==> flow/design.v <==
module S_AXI_LITE#(
		parameter integer S_AXI_LITE_SIZE = 5,
		parameter integer S_AXI_DATA_SIZE = 32 
		)(
		input S_AXI_ACLK,
		input S_AXI_ARESETN,
        input  [ 31 : 0] S_AXI_LITE_ARADDR,
        output S_AXI_LITE_ARREADY,
        input  S_AXI_LITE_ARVALID,
        output S_AXI_LITE_RVALID,
        input  S_AXI_LITE_RREADY,
        output [S_AXI_DATA_SIZE - 1: 0] S_AXI_LITE_RDATA,
        input  [ 31 : 0] S_AXI_LITE_AWADDR,
        output S_AXI_LITE_AWREADY,
        input  S_AXI_LITE_AWVALID,
        input  S_AXI_LITE_WVALID,
        output S_AXI_LITE_WREADY,
        input  [S_AXI_DATA_SIZE - 1: 0] S_AXI_LITE_WDATA,
        output S_AXI_LITE_BVALID,
        input S_AXI_LITE_BREADY
		);
		reg [S_AXI_DATA_SIZE - 1: 0] axi_reg0;
		reg [S_AXI_DATA_SIZE - 1: 0] axi_reg1;
		reg [S_AXI_DATA_SIZE - 1: 0] axi_reg2;
		reg [S_AXI_DATA_SIZE - 1: 0] axi_reg3;
		reg [S_AXI_DATA_SIZE - 1: 0] axi_reg4;
		reg [S_AXI_DATA_SIZE - 1: 0] axi_reg5;
        reg [ 31 : 0] axi_araddr ;
        reg [ 31 : 0] axi_awaddr ;
        reg [S_AXI_DATA_SIZE - 1: 0] axi_wdata;
        reg [S_AXI_DATA_SIZE - 1: 0] axi_rdata;
        reg awready;
        reg wready;
        reg awlatch;
        reg bvalid;
        reg axi_wen;
        reg axi_wack;
        reg arready;
        reg rvalid;
        reg axi_rvalid;
        assign S_AXI_LITE_AWREADY = awready;
        assign S_AXI_LITE_WREADY  = wready;
        assign S_AXI_LITE_BVALID = bvalid;
        assign S_AXI_LITE_ARREADY = arready;
        assign S_AXI_LITE_RVALID = axi_rvalid;
        assign S_AXI_LITE_RDATA = axi_rdata;
        always@(posedge S_AXI_ACLK)
          if(S_AXI_ARESETN == 'b0)
            bvalid <= 0;
          else if(S_AXI_LITE_BREADY && ~bvalid)
            bvalid <= 'b1;
          else
            bvalid <= 'b0;
        always@(posedge S_AXI_ACLK)
          if(S_AXI_ARESETN == 'b0)
            awready <= 'b0;
          else if(S_AXI_LITE_AWVALID && S_AXI_LITE_WVALID && ~awready)
            awready <= 'b1;
          else if(wready)
            awready <= 'b0;
          else
            awready <= awready;
        always@(posedge S_AXI_ACLK)
            if(S_AXI_ARESETN == 'b0)
                axi_awaddr <= 0;
            else if (awready)
                axi_awaddr <= S_AXI_LITE_AWADDR;
            else
                axi_awaddr <= axi_awaddr;
        always@(posedge S_AXI_ACLK)
          if(S_AXI_ARESETN == 'b0)
            wready <= 0;
          else if(S_AXI_LITE_WVALID && ~wready && awready)
            wready <= 'b1;
          else
            wready <= 'b0;
        always@(posedge S_AXI_ACLK)
          if(S_AXI_ARESETN == 'b0) begin
            axi_wdata <= 0;
            axi_wen <= 0;
          end else if(awready && wready) begin
            axi_wdata <= S_AXI_LITE_WDATA;
            axi_wen <= 'b1;
          end else if(axi_wen)
            axi_wen <= 'b0;
          else begin
            axi_wdata <= axi_wdata;
            axi_wen <= axi_wen;
          end
        always@(posedge S_AXI_ACLK)
          if(S_AXI_ARESETN == 'b0)begin
		    axi_reg0 <= 0;
		    axi_reg1 <= 0;
		    axi_reg2 <= 0;
		    axi_reg3 <= 0;
		    axi_reg4 <= 0;
		    axi_reg5 <= 0;
		  end else if (axi_awaddr[ S_AXI_LITE_SIZE - 1 :0] == 5'd0)begin
            if(axi_wen) begin
             axi_reg0<= axi_wdata;
             axi_wack <= 'b1;
            end else begin
             axi_reg0<= axi_reg0;
             axi_wack <= 'b0;
            end
		  end else if (axi_awaddr[ S_AXI_LITE_SIZE - 1 :0] == 5'd4)begin
            if(axi_wen) begin
             axi_reg1<= axi_wdata;
             axi_wack <= 'b1;
            end else begin
             axi_reg1<= axi_reg1;
             axi_wack <= 'b0;
            end
		  end else if (axi_awaddr[ S_AXI_LITE_SIZE - 1 :0] == 5'd8)begin
            if(axi_wen) begin
             axi_reg2<= axi_wdata;
             axi_wack <= 'b1;
            end else begin
             axi_reg2<= axi_reg2;
             axi_wack <= 'b0;
            end
		  end else if (axi_awaddr[ S_AXI_LITE_SIZE - 1 :0] == 5'd12)begin
            if(axi_wen) begin
             axi_reg3<= axi_wdata;
             axi_wack <= 'b1;
            end else begin
             axi_reg3<= axi_reg3;
             axi_wack <= 'b0;
            end
		  end else if (axi_awaddr[ S_AXI_LITE_SIZE - 1 :0] == 5'd16)begin
            if(axi_wen) begin
             axi_reg4<= axi_wdata;
             axi_wack <= 'b1;
            end else begin
             axi_reg4<= axi_reg4;
             axi_wack <= 'b0;
            end
		  end else if (axi_awaddr[ S_AXI_LITE_SIZE - 1 :0] == 5'd20)begin
            if(axi_wen) begin
             axi_reg5<= axi_wdata;
             axi_wack <= 'b1;
            end else begin
             axi_reg5<= axi_reg5;
             axi_wack <= 'b0;
            end
		  end
        always@(posedge  S_AXI_ACLK)
          if(S_AXI_ARESETN == 'b0)
            arready <= 'b0;
          else if(S_AXI_LITE_ARVALID && ~arready)
            arready <= 'b1;
          else
            arready <= 'b0;
        always@(posedge S_AXI_ACLK)
          if(S_AXI_ARESETN == 'b0)
            axi_araddr <= 0;
          else if(arready)
            axi_araddr <= S_AXI_LITE_ARADDR;
          else
            axi_araddr <= axi_araddr;
        always@(posedge  S_AXI_ACLK)
          if(S_AXI_ARESETN == 'b0)
            rvalid <= 'b0;
          else if(arready && S_AXI_LITE_RREADY && ~rvalid)
            rvalid <= 'b1;
          else
            rvalid <= 'b0;
        always@(posedge S_AXI_ACLK)
          if(S_AXI_ARESETN == 'b0)begin
            axi_rvalid <= 'b0;
            axi_rdata <= 'b0;
		  end else if(axi_araddr[ S_AXI_LITE_SIZE - 1 :0] == 5'd0)begin
            if(rvalid)begin
              axi_rdata <= axi_reg0;
              axi_rvalid <= 'b1;
            end else begin
              axi_rvalid <= 'b0;
              axi_rdata <= axi_rdata;
            end
		  end else if(axi_araddr[ S_AXI_LITE_SIZE - 1 :0] == 5'd4)begin
            if(rvalid)begin
              axi_rdata <= axi_reg1;
              axi_rvalid <= 'b1;
            end else begin
              axi_rvalid <= 'b0;
              axi_rdata <= axi_rdata;
            end
		  end else if(axi_araddr[ S_AXI_LITE_SIZE - 1 :0] == 5'd8)begin
            if(rvalid)begin
              axi_rdata <= axi_reg2;
              axi_rvalid <= 'b1;
            end else begin
              axi_rvalid <= 'b0;
              axi_rdata <= axi_rdata;
            end
		  end else if(axi_araddr[ S_AXI_LITE_SIZE - 1 :0] == 5'd12)begin
            if(rvalid)begin
              axi_rdata <= axi_reg3;
              axi_rvalid <= 'b1;
            end else begin
              axi_rvalid <= 'b0;
              axi_rdata <= axi_rdata;
            end
		  end else if(axi_araddr[ S_AXI_LITE_SIZE - 1 :0] == 5'd16)begin
            if(rvalid)begin
              axi_rdata <= axi_reg4;
              axi_rvalid <= 'b1;
            end else begin
              axi_rvalid <= 'b0;
              axi_rdata <= axi_rdata;
            end
		  end else if(axi_araddr[ S_AXI_LITE_SIZE - 1 :0] == 5'd20)begin
            if(rvalid)begin
              axi_rdata <= axi_reg5;
              axi_rvalid <= 'b1;
            end else begin
              axi_rvalid <= 'b0;
              axi_rdata <= axi_rdata;
            end
			end else begin
              axi_rvalid <= 'b0;
              axi_rdata <= axi_rdata;
            end
endmodule
### From RTL to reports: S_AXI_LITE

What the tools print for S_AXI_LITE, step after step.
Line numbers count from 1 in the design file above.
Operators carry their Yosys type and port widths (W data, S select, Z words).
The mark n/a stands for no value.

| inputs | value |
|---|---|
| top module | S_AXI_LITE |
| clock port | S_AXI_ACLK |
| cell library | sky130hd |
| corner | tt_025C_1v80 |

### Word level

Yosys after proc, flatten, opt, wreduce and memory -nomap, before mapping. Memory bits, and registers merged into a memory's read port (data or address), are not among the register bits. Print and check cells are not counted. Equal cells are merged and count once.

| word-level totals | value |
|---|---|
| register bits | 273 |
| output and inout bits | 37 |
| elaborated cells | 89 |

| cells by class | value |
|---|---|
| equal/unequal tests | 16 |
| multiplexer cells | 26 |
| bitwise logic cells | 10 |
| reduce/logical cells | 20 |

Operators by type and width:

| cell | count |
|---|---|
| $mux W32 | 12 |
| $eq A5 B4 Y1 const B | 4 |
| $eq A5 B5 Y1 const B | 4 |
| $reduce_and A7 Y1 | 2 |
| $mux W1 | 14 |
| $ne A2 B2 Y1 const B | 6 |
| $not A1 Y1 | 10 |
| $eq A5 B3 Y1 const B | 2 |
| $logic_not A5 Y1 | 2 |
| $logic_and A1 B1 Y1 | 9 |
| $reduce_and A6 Y1 | 1 |
| $reduce_bool A6 Y1 | 1 |
| $reduce_and A5 Y1 | 1 |
| $reduce_and A4 Y1 | 1 |
| $reduce_and A3 Y1 | 1 |
| $reduce_and A2 Y1 | 1 |
| $reduce_bool A2 Y1 | 1 |

### Logic depth

Yosys ltp: most cells in a row. Word level: on the elaborated netlist, between registers, memories and ports. Mapped: between sequential cells and ports; inverters and the memories' decode and read muxes count.

| depth | value |
|---|---|
| depth in word-level cells | 7 |
| ABC_AREA | 0 |
| mapped depth | 7 |
| mapped depth without buffers | 4 |

### Synthesis result

The flow's flattened synthesis, as Yosys stat reports it; memories are mapped. The netlist is that of the ABC_AREA named above (0 if unset); the other value can give another one.
The area totals of this step are shown rounded.

Cells by type:

| type | count |
|---|---|
| sky130_fd_sc_hd__dfxtp_1 | 273 |
| sky130_fd_sc_hd__nand2_1 | 389 |
| sky130_fd_sc_hd__a21oi_1 | 226 |
| sky130_fd_sc_hd__mux2i_1 | 42 |
| sky130_fd_sc_hd__clkbuf_1 | 82 |
| sky130_fd_sc_hd__a22o_1 | 32 |
| sky130_fd_sc_hd__o21ai_0 | 50 |
| sky130_fd_sc_hd__a211oi_1 | 31 |
| sky130_fd_sc_hd__o32ai_1 | 21 |
| sky130_fd_sc_hd__buf_2 | 35 |
| sky130_fd_sc_hd__nand3_1 | 35 |
| sky130_fd_sc_hd__nor2_1 | 46 |
| sky130_fd_sc_hd__and3_1 | 26 |
| sky130_fd_sc_hd__a21boi_0 | 17 |
| sky130_fd_sc_hd__o221ai_1 | 9 |
| sky130_fd_sc_hd__o22a_1 | 9 |
| sky130_fd_sc_hd__o211ai_1 | 10 |
| sky130_fd_sc_hd__a21boi_1 | 5 |

Not listed: further types 31, cells in them 53.

| synthesis totals | value |
|---|---|
| mapped cells | 1391 |
| cell area after synthesis | 11200 um^2 |
| sequential part of the area | 5470 um^2 |
| flip-flops | 273 |

### Worst setup path after synthesis

Source: OpenSTA report_checks on the synthesized netlist (no wires, ideal clock, input and output delay 20% of the period each), path of least setup slack; recovery checks are left aside. Register names are those of the netlist, which keeps one name where synthesis merged equal registers.

| path after synthesis | value |
|---|---|
| kind | input port to flip-flop |
| from | in S_AXI_ARESETN |
| to | reg axi_wdata[10] |
| clock period | 4000 ps |
| input delay | 800 ps |
| launch time at the first pin | 800 ps |
| data arrival time | 1869 ps |
| setup slack | 2072 ps |
| delay of the path | 1129 ps |
| driving pins on the path | 5 |
| buffers on the path | 2 |
| period reached after synthesis | 1928 ps |

"delay of the path" = arrival - input delay + setup time.
"driving pins on the path" counts driving pins, that of a launching flip-flop among them; a cell with two outputs on the path counts twice.
"period reached after synthesis" is the clock period less the worst setup slack; recovery checks do not enter. This is arithmetic on one report: input and output delays are still those of the set period (20% each).
At most two assigning lines are given for a register; there are more.

| on the way, after synthesis | value |
|---|---|
| path through | sky130_fd_sc_hd__clkbuf_1 sky130_fd_sc_hd__inv_2 sky130_fd_sc_hd__a21oi_1 sky130_fd_sc_hd__clkbuf_1 sky130_fd_sc_hd__a22o_1 |

RTL lines, path after synthesis:

| what | RTL line | RTL |
|---|---|---|
| from (decl) | 6 | `input S_AXI_ARESETN,` |
| to (assign) | 79 | `axi_wdata <= 0;` |
| to (assign) | 87 | `axi_wdata <= axi_wdata;` |
| to (decl) | 30 | `reg [S_AXI_DATA_SIZE - 1: 0] axi_wdata;` |

Chain of elaborated cells between the ends: none given.

### Worst path after layout

From the final timing report of job 1: the path of least setup slack in the routed layout; clock arrival at registers is part of the times.
The report prints the path's times to 10 ps; the period is as set.

| path post-layout | value |
|---|---|
| kind | flip-flop to output port |
| from | reg arready |
| to | out S_AXI_LITE_ARREADY |
| clock period | 2640 ps |
| output delay | 530 ps |
| launch time at the first pin | 540 ps |
| data arrival time | 1690 ps |
| setup slack | 420 ps |
| driving pins on the path | 2 |
| buffers on the path | 1 |

At most two assigning lines are given for a register; there are more.

| on the way, post-layout | value |
|---|---|
| path through | sky130_fd_sc_hd__dfxtp_1 sky130_fd_sc_hd__clkdlybuf4s50_1 |
| cells in the longest elaborated chain | 0 |

RTL lines, path post-layout:

| what | RTL line | RTL |
|---|---|---|
| from (decl) | 38 | `reg arready;` |
| from (assign) | 149 | `arready <= 'b0;` |
| from (assign) | 151 | `arready <= 'b1;` |
| to (decl) | 8 | `output S_AXI_LITE_ARREADY,` |

Ticket comment

Measured data: module S_AXI_LITE, platform sky130hd, 4 stored runs of the flow under differing settings, order arbitrary. Input and output delays are each 20% of the period that was set; the output load is 0.01 pF.
"achieved period": clock period set for the run, less the worst setup slack. It is reckoned from that one timing run; input and output delays stay at 20% of the period that was set.
"critical setup path time" is the time allowed to the run's worst setup path (the clock period less input and output delay, where it has them) less its slack. Clock arrival times count: a late capture clock shortens it, a late launch clock lengthens it.
"power" is the tool's figure for a default switching activity; nothing was simulated.
"critical setup path time" is known to 10 ps.
Values from the reports are rounded here.

#### Job 1

| setting | value |
|---|---|
| CORE_UTILIZATION | `40` |
| period_ns | `2.64` |
| CAP_MARGIN | `20` |
| CORE_MARGIN | `2` |
| SLEW_MARGIN | `20` |

| result | value |
|---|---|
| cell area after synthesis | 11200 um^2 |
| full die area | 29300 um^2 |
| standard-cell area after layout | 13300 um^2 |
| utilization | 0.48 |
| setup slack of the worst path | 420 ps |
| total negative setup slack | 0 ps |
| lowest hold slack | 434 ps |
| power | 8660 uW |
| achieved period | 2220 ps |
| critical setup path time | 1690 ps |
| worst path kind | flip-flop to output port |

#### Job 2

| setting | value |
|---|---|
| ABC_AREA | `0` |
| CAP_MARGIN | `35` |
| CELL_PAD_IN_SITES_DETAIL_PLACEMENT | `1` |
| CELL_PAD_IN_SITES_GLOBAL_PLACEMENT | `2` |
| CORE_ASPECT_RATIO | `0.56` |
| CORE_MARGIN | `7` |
| CTS_CLUSTER_DIAMETER | `354` |
| GPL_ROUTABILITY_DRIVEN | `0` |
| GPL_TIMING_DRIVEN | `0` |
| MAX_ROUTING_LAYER | `met4` |
| MIN_ROUTING_LAYER | `met2` |
| SETUP_SLACK_MARGIN | `0.67` |
| SLEW_MARGIN | `30` |
| TNS_END_PERCENT | `25` |
| period_ns | `3.36` |
| CORE_UTILIZATION | `40` |

| result | value |
|---|---|
| cell area after synthesis | 11200 um^2 |
| full die area | 33100 um^2 |
| standard-cell area after layout | 13400 um^2 |
| utilization | 0.492 |
| setup slack of the worst path | 586 ps |
| total negative setup slack | 0 ps |
| lowest hold slack | 431 ps |
| power | 7050 uW |
| achieved period | 2774 ps |
| critical setup path time | 2770 ps |
| worst path kind | flip-flop to flip-flop |

#### Job 3

| setting | value |
|---|---|
| CAP_MARGIN | `35` |
| CELL_PAD_IN_SITES_GLOBAL_PLACEMENT | `3` |
| CORE_UTILIZATION | `21` |
| GPL_TIMING_DRIVEN | `0` |
| PLACE_DENSITY_LB_ADDON | `0.16` |
| SETUP_SLACK_MARGIN | `-0.11` |
| SLEW_MARGIN | `30` |
| period_ns | `3.59` |
| CORE_MARGIN | `2` |

| result | value |
|---|---|
| cell area after synthesis | 11200 um^2 |
| full die area | 55200 um^2 |
| standard-cell area after layout | 14000 um^2 |
| utilization | 0.266 |
| setup slack of the worst path | 910 ps |
| total negative setup slack | 0 ps |
| lowest hold slack | 428 ps |
| power | 7020 uW |
| achieved period | 2680 ps |
| critical setup path time | 2680 ps |
| worst path kind | flip-flop to flip-flop |

#### Job 4

| setting | value |
|---|---|
| CAP_MARGIN | `5` |
| CELL_PAD_IN_SITES_GLOBAL_PLACEMENT | `3` |
| CORE_ASPECT_RATIO | `1.85` |
| CORE_MARGIN | `10` |
| CORE_UTILIZATION | `40` |
| CTS_CLUSTER_DIAMETER | `398` |
| HOLD_SLACK_MARGIN | `0.03` |
| MAX_ROUTING_LAYER | `met4` |
| PLACE_DENSITY_LB_ADDON | `0.05` |
| TNS_END_PERCENT | `85` |
| period_ns | `4.0` |
| SLEW_MARGIN | `20` |

| result | value |
|---|---|
| cell area after synthesis | 11200 um^2 |
| full die area | 35400 um^2 |
| standard-cell area after layout | 13100 um^2 |
| utilization | 0.471 |
| setup slack of the worst path | 1350 ps |
| total negative setup slack | 0 ps |
| lowest hold slack | 419 ps |
| power | 5600 uW |
| achieved period | 2646 ps |
| critical setup path time | 2650 ps |
| worst path kind | flip-flop to flip-flop |
